==> flow/design.v <==
`timescale 1ns / 1ps
module day3_part2_top( clk, rst, rom_addr, rom_data, sum, done );
    input clk;
    input rst;
    output [13:0] rom_addr;
    input [7:0] rom_data;
    output [31:0] sum;
    output done;
    reg [13:0] addr;
    wire [7:0] rom_out;
    reg [63:0] sub_group1;
    reg [63:0] sub_group2;
    reg [63:0] sub_group3;
    reg [63:0] comparator;
    reg [7:0] value;
    reg [31:0] sum_triples;
    localparam READ_1 = 3'b000, READ_2 = 3'b001, READ_3 = 3'b010, COMPARE = 3'b011, GET_VAL = 3'b100, CHECK = 3'b101, DONE = 3'b110;
    reg [2:0] state;
    reg int_done;
    assign sum = sum_triples;
    assign done = int_done;
    assign rom_addr = addr;
    assign rom_out = rom_data;
    always @ (posedge clk)
    begin
    if (rst)
    begin
        addr <= 14'b0;
        sub_group1 <= 64'b0;
        sub_group2 <= 64'b0;
        sub_group3 <= 64'b0;
        comparator <= 64'b0;
        value <= 8'b0;
        sum_triples <= 32'b0;
        state <= READ_1;
        int_done <= 1'b0;
    end
    else
    case (state)
    READ_1:
    begin
        addr <= addr + 1;
        if (rom_out == 8'b0)
            state <= READ_2;
        else
            sub_group1[rom_out] <= 1'b1;
    end
    READ_2:
    begin
        addr <= addr + 1;
        if (rom_out == 8'b0)
            state <= READ_3;
        else
            sub_group2[rom_out] <= 1'b1;
    end
    READ_3:
    begin
        addr <= addr + 1;
        if (rom_out == 8'b0)
            state <= COMPARE;
        else
            sub_group3[rom_out] <= 1'b1;
    end
    COMPARE:
    begin
        comparator <= sub_group1 & sub_group2 & sub_group3;
        if ((sub_group1 & sub_group2 & sub_group3) != 64'b0)
        begin
            value <= 8'b0;
            state <= GET_VAL;
        end
        else
        begin
            state <= CHECK;
        end
    end
    GET_VAL:
    begin
        comparator <= comparator >> 1;
        value <= value + 1;
        if (comparator == 1'b1)
        begin
            state <= CHECK;
            sum_triples <= sum_triples + value;
        end
    end
    CHECK:
    begin
        if (rom_out == 8'b0)
            state <= DONE;
        else
        begin
            state <= READ_1;
            sub_group1 <= 64'b0;
            sub_group2 <= 64'b0;
            sub_group3 <= 64'b0;
            comparator <= 64'b0;
        end
    end
    DONE:
    begin
        int_done <= 1'b1;
    end
    endcase
    end
endmodule
# Tool chain data of day3_part2_top
# The steps from the RTL of day3_part2_top to its reports follow in flow order.
# Line numbers count from 1 in the design file above.
# Cell names lack the library's common part.
# Not given: --
[design]
top_module = "day3_part2_top"
clock = "clk"
library = "sky130hd"
lib_corner = "tt_025C_1v80"

# After elaboration
# Yosys after proc, flatten, opt, wreduce and memory -nomap, before mapping. Memory bits, and registers merged into a memory's read port (data or address), are not among the register bits. Print and check cells are not counted. Equal cells are merged and count once.
[word_totals]
input_bits = 10
regBits = 314
latchBits = 0
out_inout_bits = 47
ramBits = 0
mem_bits_ro = 0
mem_count = 0
word_cells = 73
clocked_rd_ports_x_width = 0
[op_classes]
muxes = 17
n_reduce_logical = 17
n_mul = 0
n_addsub = 4
cmp = 0
equal = 16
n_shift = 1
div = 0
logic = 9
[op_table]
columns = ["operator", "n"]
rows = [
  ["parallel mux 64 bit (select 2 bit)", 3],
  ["AND 64 bit", 5],
  ["2-to-1 mux 64 bit", 4],
  ["OR 64 bit", 3],
  ["parallel mux 64 bit (select 3 bit)", 1],
  ["variable shift 1 x 9 -> 64 bit with constant A", 1],
  ["== test 64 x 1 -> 1 bit with constant B", 1],
  ["inverter 64 bit", 1],
  ["nonzero test 64 bit", 1],
  ["adder 32 x 8 -> 32 bit", 1],
  ["!= test 2 bit with constant B", 9],
  ["parallel mux 3 bit (select 6 bit)", 1],
  ["parallel mux 8 bit (select 2 bit)", 1],
  ["2-to-1 mux 3 bit", 5],
  ["adder 14 x 1 -> 14 bit with constant B", 1],
  ["== test 3 bit with constant B", 3],
  ["AND reduction 3 bit", 3],
  ["negator 8 -> 9 bit", 1],
  ["nonzero test 2 bit", 4],
  ["adder 8 x 1 -> 8 bit with constant B", 1],
  ["zero test 8 bit", 1],
  ["2-to-1 mux 8 bit", 1],
  ["AND reduction 2 bit", 3],
  ["== test 3 x 2 -> 1 bit with constant B", 2],
  ["nonzero test 6 bit", 1],
  ["AND reduction 5 bit", 1],
  ["== test 3 x 1 -> 1 bit with constant B", 1],
  ["zero test 3 bit", 1],
]
# Not listed: further kinds 3, cells in them 3.

# Longest topological paths
# Yosys ltp: most cells in a row. Word level: on the elaborated netlist, between registers, memories and ports. Mapped: between sequential cells and ports; inverters and the memories' decode and read muxes count.
[logic_depth]
word_depth = 7
abc_area = 0
depth_mapped = 11

# Netlist
# Yosys stat after the flow's synthesis: flattened, memories mapped to cells. It holds for the ABC_AREA given above (unset counts as 0); a run with the other value may have another netlist.
[types]
columns = ["type", "n", "type_area_um2"]
rows = [
  ["dfxtp_1", 318, 6.37E+03],
  ["nor2_1", 242, 908.371],
  ["a21oi_1", 133, 665.638],
  ["a311oi_1", 63, 551.779],
  ["nand2_1", 146, 548.026],
  ["a22o_1", 57, 499.229],
  ["nand2b_1", 68, 425.408],
  ["nand3_1", 83, 415.398],
  ["clkbuf_1", 79, 296.534],
  ["o21ai_0", 46, 230.221],
  ["nor4_1", 31, 193.936],
  ["nand4_1", 30, 187.68],
  ["xnor2_1", 19, 166.41],
  ["ha_1", 11, 137.632],
  ["xor2_1", 11, 96.342],
  ["buf_2", 15, 75.072],
  ["or4_1", 10, 75.072],
  ["nor3_1", 14, 70.067],
]
# Other cell types: 38; their cells: 118.
[synth_totals]
yosys_area_um2 = 12819.8
flip_flops = 318
mapped_cells = 1494
seqArea_um2 = 6366.1

# Path before layout
# OpenSTA on the mapped netlist: ideal clock, no wires. The path of least setup slack (recovery checks aside). Input and output delay are each 20% of the period. Register names are those of the netlist, which keeps one name where synthesis merged equal registers.
[synth_timing]
path_type = "input port to flip-flop"
from = "input rom_data[0]"
to = "register sub_group2[17]"
slack_ps = 1141
stages = 10
tclk_ps = 4000
setup_ps = 65
delay_ps = 2059
arrival_ps = 2794
in_delay_ps = 800
n_path_buf = 1
synth_period_reached_ps = 2859
# "delay_ps" is the arrival time less input delay plus setup time.
# "stages": output pins that drive a net of the path, with the launching flip-flop's if there is one; two outputs of one cell count as two.
# "synth_period_reached_ps" = period - worst setup slack (recovery checks aside). The figure is calculated, with input and output delays left at 20% of the set period.
# Between the ends stands the longest chain of elaborated cells between them, by number of cells; it is not shown to be the way that was timed. Of several equally long chains one is given.
# Each line given opens the expression or statement behind the cell; cells for indexed reads and writes are added by Yosys, which also makes memories of some case tables.
# At most two assigning lines are given for a register; there are more.
[synth_via]
path_cell_list = "clkbuf_1 > inv_1 > ha_1 > nor3b_1 > or3b_2 > a21oi_1 > o221ai_1 > nor2_1 > a21oi_1 > nor2_1"
elab_chain_len = 7
cells_between = 12
[synth_lines]
columns = ["element", "line_no", "text"]
rows = [
  ["start: declaration", 6, "input [7:0] rom_data;"],
  ["negator 8 -> 9 bit", 54, "sub_group2[rom_out] <= 1'b1;"],
  ["variable shift 1 x 9 -> 64 bit", 54, ""],
  ["inverter 64 bit", 54, ""],
  ["AND 64 bit", 54, ""],
  ["OR 64 bit", 54, ""],
  ["2-to-1 mux 64 bit", 51, "if (rom_out == 8'b0)"],
  ["parallel mux 64 bit (select 2 bit)", 39, "case (state)"],
  ["end: assignment", 30, "sub_group2 <= 64'b0;"],
  ["end: assignment", 54, ""],
  ["end: declaration", 12, "reg [63:0] sub_group2;"],
]

# Path in the finished layout
# Path of least setup slack in the final report of run 2 (OpenROAD, finished layout, wires in). Where an end is a register, its clock arrival counts in the times.
# The report prints the path's times to 10 ps; the period is as set.
[layout_timing]
path_type = "flip-flop to flip-flop"
from = "register value[0]"
to = "register sum_triples[24]"
slack_ps = 340
setup_ps = 70
arrival_ps = 3400
tclk_ps = 3290
stages = 11
n_path_buf = 0
# Between the ends stands the longest chain of elaborated cells between them, by number of cells; it is not shown to be the way that was timed. Of several equally long chains one is given.
# At most two assigning lines are given for a register; there are more.
[layout_via]
path_cell_list = "dfxtp_1 > ha_1 > inv_1 > fa_1 > nor2b_1 > o21ai_0 > a21boi_0 > o21ai_0 > a2111oi_4 > or3b_1 > a21oi_1"
elab_chain_len = 1
cells_between = 1
lines_between = 1
[layout_lines]
columns = ["element", "line_no", "text"]
rows = [
  ["start: declaration", 15, "reg [7:0] value;"],
  ["start: assignment", 33, "value <= 8'b0;"],
  ["start: assignment", 80, "value <= value + 1;"],
  ["adder 32 x 8 -> 32 bit", 84, "sum_triples <= sum_triples + value;"],
  ["end: assignment", 34, "sum_triples <= 32'b0;"],
  ["end: assignment", 84, ""],
  ["end: declaration", 16, "reg [31:0] sum_triples;"],
]

Measured data: module day3_part2_top, platform sky130hd, 4 stored runs of the flow under differing settings, order arbitrary. Input and output delays are each 20% of the period that was set; the output load is 0.01 pF.
"period_less_ws_ps" means the clock period less the worst setup slack. The figure is calculated, with input and output delays left at 20% of the set period.
"worst_path_allowed_less_slack_ps" is the time allowed to the run's worst setup path (the clock period less input and output delay, where it has them) less its slack. Clock arrival times count: a late capture clock shortens it, a late launch clock lengthens it.
"total_power_w" rests on the timing tool's default activity at the inputs, not on a simulated workload.
"worst_path_allowed_less_slack_ps" is known to 10 ps.

# run 1
==> flow/run.sh <==
#!/bin/bash
# the make line also repeats the synthesis and layout settings of config.mk as NAME=value (left out here)
make -C /OpenROAD-flow-scripts/flow DESIGN_CONFIG=/design/flow/config.mk WORK_HOME=/design/flow/orfs CLKGATE_MAP_FILE= finish
==> flow/config.mk <==
export PLATFORM = sky130hd
export DESIGN_NAME = day3_part2_top
export DESIGN_NICKNAME = day3_part2_top
export VERILOG_FILES = /design/flow/design.v
export SDC_FILE = /design/flow/constraint.sdc
export NUM_CORES = 4
export LEC_CHECK = 0
export ABC_AREA = 1
export CAP_MARGIN = 5
export CELL_PAD_IN_SITES_GLOBAL_PLACEMENT = 2
export CORE_ASPECT_RATIO = 1.07
export CORE_MARGIN = 7
export CORE_UTILIZATION = 50
export CTS_CLUSTER_DIAMETER = 62
export CTS_CLUSTER_SIZE = 100
export GPL_ROUTABILITY_DRIVEN = 1
export GPL_TIMING_DRIVEN = 1
export MIN_ROUTING_LAYER = met2
export PLACE_DENSITY = 0.64
export SETUP_SLACK_MARGIN = 0.11
export SLEW_MARGIN = 5
export TNS_END_PERCENT = 65
==> flow/constraint.sdc <==
create_clock -name core_clock -period 3.25 [get_ports {clk}]
set_input_delay 0.6500 -clock core_clock [delete_from_list [all_inputs] [get_ports {clk}]]
set_output_delay 0.6500 -clock core_clock [all_outputs]
set_load 0.01 [all_outputs]

==> run 1: results <==
outcome="unfinished; error GPL-0301 in placement"

# run 2
==> flow/run.sh <==
#!/bin/bash
# the make line also repeats the synthesis and layout settings of config.mk as NAME=value (left out here)
make -C /OpenROAD-flow-scripts/flow DESIGN_CONFIG=/design/flow/config.mk WORK_HOME=/design/flow/orfs CLKGATE_MAP_FILE= finish
==> flow/config.mk <==
export PLATFORM = sky130hd
export DESIGN_NAME = day3_part2_top
export DESIGN_NICKNAME = day3_part2_top
export VERILOG_FILES = /design/flow/design.v
export SDC_FILE = /design/flow/constraint.sdc
export NUM_CORES = 4
export LEC_CHECK = 0
export CAP_MARGIN = 20
export CORE_MARGIN = 2
export CORE_UTILIZATION = 40
export SETUP_SLACK_MARGIN = 0.09
export SLEW_MARGIN = 20
==> flow/constraint.sdc <==
create_clock -name core_clock -period 3.29 [get_ports {clk}]
set_input_delay 0.6580 -clock core_clock [delete_from_list [all_inputs] [get_ports {clk}]]
set_output_delay 0.6580 -clock core_clock [all_outputs]
set_load 0.01 [all_outputs]

==> run 2: results <==
total_power_w=0.007848
final_cell_area_um2=15090.7
worst_path_allowed_less_slack_ps=2950
worstPathKind="flip-flop to flip-flop"
synthesis_area_um2=12819.8
setup_ws_ps=342
total_negative_slack_ps=0
worst_hold_slack_ps=452
layout_utilization_frac=0.478
die_area_um2=33498.2
period_less_ws_ps=2948

# run 3
==> flow/run.sh <==
#!/bin/bash
# the make line also repeats the synthesis and layout settings of config.mk as NAME=value (left out here)
make -C /OpenROAD-flow-scripts/flow DESIGN_CONFIG=/design/flow/config.mk WORK_HOME=/design/flow/orfs CLKGATE_MAP_FILE= finish
==> flow/config.mk <==
export PLATFORM = sky130hd
export DESIGN_NAME = day3_part2_top
export DESIGN_NICKNAME = day3_part2_top
export VERILOG_FILES = /design/flow/design.v
export SDC_FILE = /design/flow/constraint.sdc
export NUM_CORES = 4
export LEC_CHECK = 0
export ABC_AREA = 1
export CAP_MARGIN = 20
export CELL_PAD_IN_SITES_GLOBAL_PLACEMENT = 3
export CORE_ASPECT_RATIO = 1.99
export CORE_MARGIN = 3
export CORE_UTILIZATION = 40
export GPL_ROUTABILITY_DRIVEN = 0
export HOLD_SLACK_MARGIN = 0.26
export SETUP_SLACK_MARGIN = 0.74
export SLEW_MARGIN = 20
==> flow/constraint.sdc <==
create_clock -name core_clock -period 4.0 [get_ports {clk}]
set_input_delay 0.8000 -clock core_clock [delete_from_list [all_inputs] [get_ports {clk}]]
set_output_delay 0.8000 -clock core_clock [all_outputs]
set_load 0.01 [all_outputs]

==> run 3: results <==
final_cell_area_um2=15823.9
die_area_um2=37194.3
layout_utilization_frac=0.465
synthesis_area_um2=13914.6
total_negative_slack_ps=0
total_power_w=0.006326
setup_ws_ps=1179
worst_path_allowed_less_slack_ps=2020
worstPathKind="input port to flip-flop"
period_less_ws_ps=2821
worst_hold_slack_ps=428

# run 4
==> flow/run.sh <==
#!/bin/bash
# the make line also repeats the synthesis and layout settings of config.mk as NAME=value (left out here)
make -C /OpenROAD-flow-scripts/flow DESIGN_CONFIG=/design/flow/config.mk WORK_HOME=/design/flow/orfs CLKGATE_MAP_FILE= finish
==> flow/config.mk <==
export PLATFORM = sky130hd
export DESIGN_NAME = day3_part2_top
export DESIGN_NICKNAME = day3_part2_top
export VERILOG_FILES = /design/flow/design.v
export SDC_FILE = /design/flow/constraint.sdc
export NUM_CORES = 4
export LEC_CHECK = 0
export CAP_MARGIN = 20
export CELL_PAD_IN_SITES_GLOBAL_PLACEMENT = 1
export CORE_MARGIN = 2
export CORE_UTILIZATION = 39
export HOLD_SLACK_MARGIN = 0.15
export PLACE_DENSITY_LB_ADDON = 0.24
export SETUP_SLACK_MARGIN = -0.03
export SLEW_MARGIN = 20
export TNS_END_PERCENT = 25
==> flow/constraint.sdc <==
create_clock -name core_clock -period 1.82 [get_ports {clk}]
set_input_delay 0.3640 -clock core_clock [delete_from_list [all_inputs] [get_ports {clk}]]
set_output_delay 0.3640 -clock core_clock [all_outputs]
set_load 0.01 [all_outputs]

==> run 4: results <==
total_power_w=0.015384
final_cell_area_um2=19575.0
worst_hold_slack_ps=381
setup_ws_ps=-629
synthesis_area_um2=12819.8
die_area_um2=34337.9
period_less_ws_ps=2449
worst_path_allowed_less_slack_ps=2450
worstPathKind="flip-flop to flip-flop"
total_negative_slack_ps=-23722
layout_utilization_frac=0.603
